==> flow/design.v <==
module matvecmult(
    CLK,
    RST,
    vector_x,
    vector_b,
    vector_y,
    Q,
    A,
    finish
);
input               CLK;
input               RST;
input       [127:0]	vector_x;
input       [127:0]	vector_b;
output  reg [127:0]	vector_y;
input       [127:0]	Q;
output  reg [3:0]   A;
output  reg         finish;
integer i;
integer j;
reg [7:0] vector_x_w[0:15],vector_x_r[0:15];
reg [7:0] vector_b_w[0:15],vector_b_r[0:15];
reg [7:0] vector_y_w[0:15],vector_y_r[0:15];
reg [7:0] part_matrix_a_w[0:15],part_matrix_a_r[0:15];
reg       finish_w,finish_r;
reg [3:0] counter_w,counter_r;
reg [7:0] temp;
always @(*) begin
    vector_x_w[0] = vector_x[7:0];
    vector_x_w[1] = vector_x[15:8];
    vector_x_w[2] = vector_x[23:16];
    vector_x_w[3] = vector_x[31:24];
    vector_x_w[4] = vector_x[39:32];
    vector_x_w[5] = vector_x[47:40];
    vector_x_w[6] = vector_x[55:48];
    vector_x_w[7] = vector_x[63:56];
    vector_x_w[8] = vector_x[71:64];
    vector_x_w[9] = vector_x[79:72];
    vector_x_w[10] = vector_x[87:80];
    vector_x_w[11] = vector_x[95:88];
    vector_x_w[12] = vector_x[103:96];
    vector_x_w[13] = vector_x[111:104];
    vector_x_w[14] = vector_x[119:112];
    vector_x_w[15] = vector_x[127:120];
    vector_b_w[0] = vector_b[7:0];
    vector_b_w[1] = vector_b[15:8];
    vector_b_w[2] = vector_b[23:16];
    vector_b_w[3] = vector_b[31:24];
    vector_b_w[4] = vector_b[39:32];
    vector_b_w[5] = vector_b[47:40];
    vector_b_w[6] = vector_b[55:48];
    vector_b_w[7] = vector_b[63:56];
    vector_b_w[8] = vector_b[71:64];
    vector_b_w[9] = vector_b[79:72];
    vector_b_w[10] = vector_b[87:80];
    vector_b_w[11] = vector_b[95:88];
    vector_b_w[12] = vector_b[103:96];
    vector_b_w[13] = vector_b[111:104];
    vector_b_w[14] = vector_b[119:112];
    vector_b_w[15] = vector_b[127:120];
    part_matrix_a_w[0] = Q[7:0];
    part_matrix_a_w[1] = Q[15:8];
    part_matrix_a_w[2] = Q[23:16];
    part_matrix_a_w[3] = Q[31:24];
    part_matrix_a_w[4] = Q[39:32];
    part_matrix_a_w[5] = Q[47:40];
    part_matrix_a_w[6] = Q[55:48];
    part_matrix_a_w[7] = Q[63:56];
    part_matrix_a_w[8] = Q[71:64];
    part_matrix_a_w[9] = Q[79:72];
    part_matrix_a_w[10] = Q[87:80];
    part_matrix_a_w[11] = Q[95:88];
    part_matrix_a_w[12] = Q[103:96];
    part_matrix_a_w[13] = Q[111:104];
    part_matrix_a_w[14] = Q[119:112];
    part_matrix_a_w[15] = Q[127:120];
    for(i=0;i<=15;i=i+1) begin
        vector_y_w[i] = vector_y_r[i];
    end
    temp =  2*part_matrix_a_w[15]*vector_x_w[0]+
            2*part_matrix_a_w[14]*vector_x_w[1]+
            2*part_matrix_a_w[13]*vector_x_w[2]+
            2*part_matrix_a_w[12]*vector_x_w[3]+
            2*part_matrix_a_w[11]*vector_x_w[4]+
            2*part_matrix_a_w[10]*vector_x_w[5]+
            2*part_matrix_a_w[9]*vector_x_w[6]+
            2*part_matrix_a_w[8]*vector_x_w[7]+
            2*part_matrix_a_w[7]*vector_x_w[8]+
            2*part_matrix_a_w[6]*vector_x_w[9]+
            2*part_matrix_a_w[5]*vector_x_w[10]+
            2*part_matrix_a_w[4]*vector_x_w[11]+
            2*part_matrix_a_w[3]*vector_x_w[12]+
            2*part_matrix_a_w[2]*vector_x_w[13]+
            2*part_matrix_a_w[1]*vector_x_w[14]+
            2*part_matrix_a_w[0]*vector_x_w[15];
    finish_w = 1'b0;
    counter_w = counter_r;
    if(RST)
        counter_w = 1'b0;
    else if(counter_r<4'b1111) begin
        i = counter_r;
        vector_y_w[i] = vector_y_r[i]+temp+vector_b_w[i];
        counter_w = counter_r+1'b1;
    end
    else begin
        finish_w = 1'b1;
        if(finish_r==1'b0)
            vector_y_w[15] = vector_y_r[15]+temp+vector_b_w[15];
        else
            vector_y_w[15] = vector_y_r[15];
    end
    finish = finish_r;
    A = counter_w;
    vector_y = {vector_y_r[15],vector_y_r[14],vector_y_r[13],vector_y_r[12],vector_y_r[11],vector_y_r[10],vector_y_r[9],vector_y_r[8],vector_y_r[7],vector_y_r[6],vector_y_r[5],vector_y_r[4],vector_y_r[3],vector_y_r[2],vector_y_r[1],vector_y_r[0]};
end
always @(posedge CLK or posedge RST) begin
    if (RST) begin
        counter_r <= 1'b0;
        finish_r <= 1'b0;
        for(i=0;i<=15;i=i+1) begin
            part_matrix_a_r[i]<=1'b0;
            vector_y_r[i]<=1'b0;
        end
    end
    else begin
        counter_r <= counter_w;
        finish_r <= finish_w;
        for(i=0;i<=15;i=i+1) begin
            part_matrix_a_r[i]<=part_matrix_a_w[i];
            vector_y_r[i]<=vector_y_w[i];
        end
    end
end
endmodule
# Reports on matvecmult
# Each step is given for the RTL above and for the edited RTL.
# "before" refers to lines of the RTL above, "after" to lines of the edited file.
# "change" is "after" less "before", of the values as shown.
# Operators carry their Yosys type and port widths (W data, S select, Z words).
# Cell names lack the library's common part.
# A cell with -- has no value.
[setup]
top = "matvecmult"
clock = "CLK"
cell_library = "sky130hd"
corner = "tt_025C_1v80"

# Edit of the RTL
# Unified diff, file above to edited file.
# A script made this edit. It changes what the design does and was not meant as an optimisation.
# begin of diff
@@ -78,5 +78,5 @@
         vector_y_w[i] = vector_y_r[i];
     end
-    temp =  2*part_matrix_a_w[15]*vector_x_w[0]+
+    temp =  (2*part_matrix_a_w[15]*vector_x_w[0]+
             2*part_matrix_a_w[14]*vector_x_w[1]+
             2*part_matrix_a_w[13]*vector_x_w[2]+
@@ -86,6 +86,6 @@
             2*part_matrix_a_w[9]*vector_x_w[6]+
             2*part_matrix_a_w[8]*vector_x_w[7]+
-            2*part_matrix_a_w[7]*vector_x_w[8]+
-            2*part_matrix_a_w[6]*vector_x_w[9]+
+            2*part_matrix_a_w[7]*vector_x_w[8]^
+            2*part_matrix_a_w[6]*vector_x_w[9])+
             2*part_matrix_a_w[5]*vector_x_w[10]+
             2*part_matrix_a_w[4]*vector_x_w[11]+
# end of diff

# Word-level counts
# Counts by Yosys on the flattened word-level netlist (proc, flatten, opt, wreduce). Print and check cells are left out. Cells with the same type and inputs are merged into one.
[word_totals]
columns = ["item", "before", "after", "change"]
rows = [
  ["in_bits", 386, 386, 0],
  ["reg_bits", 133, 133, 0],
  ["elab_cells", 149, 149, 0],
  ["out_inout_bits", 133, 133, 0],
]
[op_classes]
columns = ["item", "before", "after", "change"]
rows = [
  ["n_mux", 28, 28, 0],
  ["logic", 16, 17, 1],
  ["n_reduce_logical", 33, 33, 0],
  ["compare", 1, 1, 0],
  ["equal", 17, 17, 0],
  ["add_sub_neg", 20, 19, -1],
  ["mul", 16, 16, 0],
]
[op_table]
columns = ["op", "before", "after", "change"]
rows = [
  ["$add A8 B8 Y8", 19, 18, -1],
  ["$xor A8 B8 Y8", 0, 1, 1],
]
# Unchanged operator kinds not shown: 17.

# Depth
# Depth = most cells in a row (Yosys ltp): at word level without a register or memory, in the mapped netlist without a sequential cell, where the memories' decode and read muxes count.
[depth]
columns = ["item", "before", "after", "change"]
rows = [
  ["ltp_word", 20, 20, 0],
  ["ABC_AREA", "0", "0", "--"],
  ["ltp_mapped", 31, 36, 5],
  ["depth_no_buf", 31, 36, 5],
]

# After synthesis
# The flow's flattened synthesis, as Yosys stat reports it; memories are mapped. The netlist is that of the ABC_AREA named above (0 if unset); the other value can give another one.
[by_type]
columns = ["type", "before", "after", "change"]
rows = [
  ["o21ai_0", 34, 78, 44],
  ["nand2_1", 232, 273, 41],
  ["mux2_2", 93, 58, -35],
  ["a22oi_1", 67, 46, -21],
  ["nor2_1", 52, 35, -17],
  ["inv_1", 251, 264, 13],
  ["xor2_1", 60, 73, 13],
  ["nand3_1", 25, 14, -11],
  ["a221oi_1", 11, 21, 10],
  ["mux2i_1", 2, 11, 9],
  ["fa_1", 199, 191, -8],
  ["and3_1", 4, 12, 8],
  ["a22o_1", 14, 20, 6],
  ["a41oi_1", 0, 6, 6],
  ["a21oi_1", 70, 65, -5],
  ["and2_1", 257, 261, 4],
  ["and2_2", 4, 0, -4],
  ["and3b_1", 4, 0, -4],
]
# Unchanged cell types not shown: 7.
# Not every row of either side is listed.
[synth_totals]
columns = ["item", "before", "after", "change"]
rows = [
  ["ffs", 133, 133, 0],
  ["synth_area_um2", 19917.9, 19867.8, -50.1],
  ["seq_area_um2", 3328.2, 3328.2, 0.0],
  ["buf_cells", 60, 60, 0],
  ["cells", 2124, 2172, 48],
]

# Worst setup path after synthesis
# Source: OpenSTA report_checks on the synthesized netlist (no wires, ideal clock, input and output delay 20% of the period each), path of least setup slack; recovery checks are left aside. Register names are those of the netlist, which keeps one name where synthesis merged equal registers.
[synth_timing]
columns = ["item", "before", "after", "change"]
rows = [
  ["kind", "input -> register", "input -> register", "--"],
  ["startpoint", "in Q[116]", "in vector_x[17]", "--"],
  ["endpoint", "reg vector_y_r[12][7]", "reg vector_y_r[0][7]", "--"],
  ["in_delay_ns", 2.000, 2.000, 0.000],
  ["arrival_time_ns", 9.784, 11.285, 1.501],
  ["clock_period_ns", 10.0, 10.0, 0.0],
  ["path_stages", 29, 33, 4],
  ["slack_ns", 0.091, -1.411, -1.502],
  ["n_path_buf", 1, 1, 0],
  ["required_ns", 9.875, 9.874, -0.001],
  ["setup_ns", 0.125, 0.126, 0.001],
  ["path_delay_ns", 7.909, 9.411, 1.502],
  ["launch_ns", 2.000, 2.000, 0.000],
  ["period_less_setup_slack_ns", 9.909, 11.411, 1.502],
]
# "path_delay_ns" is the arrival time less input delay plus setup time.
# "path_stages" counts driving pins, that of a launching flip-flop among them; a cell with two outputs on the path counts twice.
# "period_less_setup_slack_ns" is the clock period less the worst setup slack; recovery checks do not enter. This is arithmetic on one report: input and output delays are still those of the set period (20% each).
# Between the ends stands the longest chain of elaborated cells between them, by number of cells; it is not shown to be the way that was timed. Of several equally long chains one is given.
# Each line given opens the expression or statement behind the cell; cells for indexed reads and writes are added by Yosys, which also makes memories of some case tables.
[synth_between_before]
cell_sequence = "nand2_1 > fa_1 > inv_1 > ha_1 > inv_1 > fa_1 > fa_1 > inv_1 > ha_1 > xor2_1 > fa_1 > fa_1 > inv_1 > fa_1 > fa_1 > inv_1 > fa_1 > fa_1 > inv_1 > ha_1 > xnor2_1 > fa_1 > ha_1 > a21oi_1 > xnor2_1 > xnor2_1 > xnor2_2 > buf_6 > mux2_2"
elab_chain_len = 19
cells_between = 19
lines_between = 3
cone_classes = "add/sub: 17; mul: 1; mux: 1"
[synth_lines_before]
columns = ["item", "line", "text"]
rows = [
  ["start, declared", 16, "input [127:0] Q;"],
  ["$mul A8 B8 Y7", 81, "2*part_matrix_a_w[14]*vector_x_w[1]+"],
  ["$add A8 B8 Y8 (15 in a row)", 80, "temp =  2*part_matrix_a_w[15]*vector_x_w[0]+"],
  ["$add A8 B8 Y8 (2 in a row)", 102, "vector_y_w[i] = vector_y_r[i]+temp+vector_b_w[i];"],
  ["$mux W8", 102, ""],
  ["end, assigned", 122, "vector_y_r[i]<=1'b0;"],
  ["end, assigned", 130, "vector_y_r[i]<=vector_y_w[i];"],
  ["end, declared", 23, "reg [7:0] vector_y_w[0:15],vector_y_r[0:15];"],
]
[synth_between_after]
cell_sequence = "and2_1 > fa_1 > ha_1 > ha_1 > fa_1 > ha_1 > xnor2_1 > fa_1 > inv_1 > fa_1 > fa_1 > inv_1 > fa_1 > inv_1 > ha_1 > xnor2_1 > xnor2_1 > fa_1 > fa_1 > inv_1 > fa_1 > fa_1 > ha_1 > xnor2_1 > fa_1 > ha_1 > a21o_1 > a21oi_1 > xor2_1 > xnor2_1 > xor2_2 > buf_6 > mux2_2"
elab_chain_len = 18
cells_between = 18
lines_between = 3
cone_classes = "add/sub: 15; mul: 1; mux: 1; logic: 1"
[synth_lines_after]
columns = ["item", "line", "text"]
rows = [
  ["start, declared", 13, "input [127:0] vector_x;"],
  ["$mul A8 B8 Y7", 82, "2*part_matrix_a_w[13]*vector_x_w[2]+"],
  ["$add A8 B8 Y8 (7 in a row)", 80, "temp =  (2*part_matrix_a_w[15]*vector_x_w[0]+"],
  ["$xor A8 B8 Y8", 80, ""],
  ["$add A8 B8 Y8 (6 in a row)", 80, ""],
  ["$add A8 B8 Y8 (2 in a row)", 102, "vector_y_w[i] = vector_y_r[i]+temp+vector_b_w[i];"],
  ["$mux W8", 102, ""],
  ["end, assigned", 122, "vector_y_r[i]<=1'b0;"],
  ["end, assigned", 130, "vector_y_r[i]<=vector_y_w[i];"],
  ["end, declared", 23, "reg [7:0] vector_y_w[0:15],vector_y_r[0:15];"],
]

# Path in the finished layout
# Path of least setup slack in the final report of each run of pair 1 (OpenROAD, finished layout, wires in). Where an end is a register, its clock arrival counts in the times.
[layout_timing]
columns = ["item", "before", "after", "change"]
rows = [
  ["kind", "input -> register", "input -> register", "--"],
  ["startpoint", "in Q[60]", "in vector_x[25]", "--"],
  ["endpoint", "reg vector_y_r[14][7]", "reg vector_y_r[1][7]", "--"],
  ["required_ns", 10.31, 10.32, 0.01],
  ["path_stages", 30, 36, 6],
  ["slack_ns", 0.18, -1.50, -1.68],
  ["clock_period_ns", 10.0, 10.0, 0.0],
  ["n_path_buf", 3, 5, 2],
  ["in_delay_ns", 2.00, 2.00, 0.00],
  ["setup_ns", 0.11, 0.12, 0.01],
  ["launch_ns", 2.00, 2.00, 0.00],
  ["arrival_time_ns", 10.13, 11.82, 1.69],
]
# Between the ends stands the longest chain of elaborated cells between them, by number of cells; it is not shown to be the way that was timed. Of several equally long chains one is given.
[layout_between_before]
cell_sequence = "dlygate4sd2_1 > nand2_1 > fa_1 > inv_1 > ha_1 > inv_1 > fa_1 > fa_1 > inv_2 > ha_4 > xnor2_1 > buf_4 > fa_1 > fa_1 > fa_1 > fa_1 > inv_1 > fa_1 > fa_1 > inv_2 > ha_4 > xnor2_4 > fa_1 > ha_4 > a21oi_4 > xnor2_2 > xnor2_2 > xnor2_2 > clkbuf_16 > mux2_2"
elab_chain_len = 12
cells_between = 12
lines_between = 3
cone_classes = "add/sub: 10; mul: 1; mux: 1"
[layout_lines_before]
columns = ["item", "line", "text"]
rows = [
  ["start, declared", 16, "input [127:0] Q;"],
  ["$mul A8 B8 Y7", 88, "2*part_matrix_a_w[7]*vector_x_w[8]+"],
  ["$add A8 B8 Y8 (8 in a row)", 80, "temp =  2*part_matrix_a_w[15]*vector_x_w[0]+"],
  ["$add A8 B8 Y8 (2 in a row)", 102, "vector_y_w[i] = vector_y_r[i]+temp+vector_b_w[i];"],
  ["$mux W8", 102, ""],
  ["end, assigned", 122, "vector_y_r[i]<=1'b0;"],
  ["end, assigned", 130, "vector_y_r[i]<=vector_y_w[i];"],
  ["end, declared", 23, "reg [7:0] vector_y_w[0:15],vector_y_r[0:15];"],
]
[layout_between_after]
cell_sequence = "buf_8 > buf_6 > and2_4 > fa_2 > ha_4 > ha_4 > inv_2 > fa_1 > inv_2 > fa_1 > fa_1 > fa_1 > inv_2 > fa_2 > fa_1 > xnor2_1 > buf_4 > fa_1 > fa_1 > inv_1 > fa_1 > fa_1 > ha_4 > buf_6 > xnor2_4 > fa_1 > ha_4 > inv_4 > o21bai_4 > a21o_1 > a21oi_4 > xor2_2 > xnor2_2 > xor2_4 > buf_12 > mux2_2"
elab_chain_len = 17
cells_between = 17
lines_between = 3
cone_classes = "add/sub: 14; mul: 1; mux: 1; logic: 1"
[layout_lines_after]
columns = ["item", "line", "text"]
rows = [
  ["start, declared", 13, "input [127:0] vector_x;"],
  ["$mul A8 B8 Y7", 83, "2*part_matrix_a_w[12]*vector_x_w[3]+"],
  ["$add A8 B8 Y8 (6 in a row)", 80, "temp =  (2*part_matrix_a_w[15]*vector_x_w[0]+"],
  ["$xor A8 B8 Y8", 80, ""],
  ["$add A8 B8 Y8 (6 in a row)", 80, ""],
  ["$add A8 B8 Y8 (2 in a row)", 102, "vector_y_w[i] = vector_y_r[i]+temp+vector_b_w[i];"],
  ["$mux W8", 102, ""],
  ["end, assigned", 122, "vector_y_r[i]<=1'b0;"],
  ["end, assigned", 130, "vector_y_r[i]<=vector_y_w[i];"],
  ["end, declared", 23, "reg [7:0] vector_y_w[0:15],vector_y_r[0:15];"],
]

# Flow runs
# Runs of the flow (Yosys, OpenROAD) on both versions; the two runs of a pair have the same settings. The constraints put input and output delay at 20% of the set period each and load the outputs with 0.01 pF.
[settings_pair_1]
CORE_UTILIZATION = 40
period_ns = 10.0
CAP_MARGIN = 20
CORE_MARGIN = 2
SLEW_MARGIN = 20
[measured_pair_1]
columns = ["item", "before", "after", "change"]
rows = [
  ["period_reached_ns", 9.820, 11.500, 1.680],
  ["tns_setup_ns", 0.000, -65.681, -65.681],
  ["die_um2", 51594.9, 51467.7, -127.2],
  ["finalCellArea_um2", 29189.2, 29194.2, 5.0],
  ["layout_utilization_pct", 59.5, 59.6, 0.1],
  ["timing.hold.ws_ns", 0.513, 0.522, 0.009],
  ["post_synth_area_um2", 19917.9, 19867.8, -50.1],
  ["worstSetupSlack_ns", 0.180, -1.500, -1.680],
]
[settings_pair_2]
ABC_AREA = 1
CAP_MARGIN = 30
CELL_PAD_IN_SITES_DETAIL_PLACEMENT = 1
CORE_UTILIZATION = 30
CTS_CLUSTER_SIZE = 61
GPL_ROUTABILITY_DRIVEN = 1
MIN_ROUTING_LAYER = "met1"
PLACE_DENSITY_LB_ADDON = 0.27
SETUP_SLACK_MARGIN = 0.16
SLEW_MARGIN = 20
TNS_END_PERCENT = 65
period_ns = 11.2
CORE_MARGIN = 2
[measured_pair_2]
columns = ["item", "before", "after", "change"]
rows = [
  ["period_reached_ns", 10.736, 11.992, 1.256],
  ["tns_setup_ns", 0.000, -17.761, -17.761],
  ["die_um2", 74991.1, 75930.6, 939.5],
  ["finalCellArea_um2", 31153.6, 31519.0, 365.4],
  ["layout_utilization_pct", 43.4, 43.2, -0.2],
  ["timing.hold.ws_ns", 0.509, 0.514, 0.005],
  ["post_synth_area_um2", 21844.7, 22122.5, 277.8],
  ["worstSetupSlack_ns", 0.464, -0.792, -1.256],
]
# "period_reached_ns" is the run's clock period less its worst setup slack. It is reckoned from that one timing run; input and output delays stay at 20% of the period that was set.
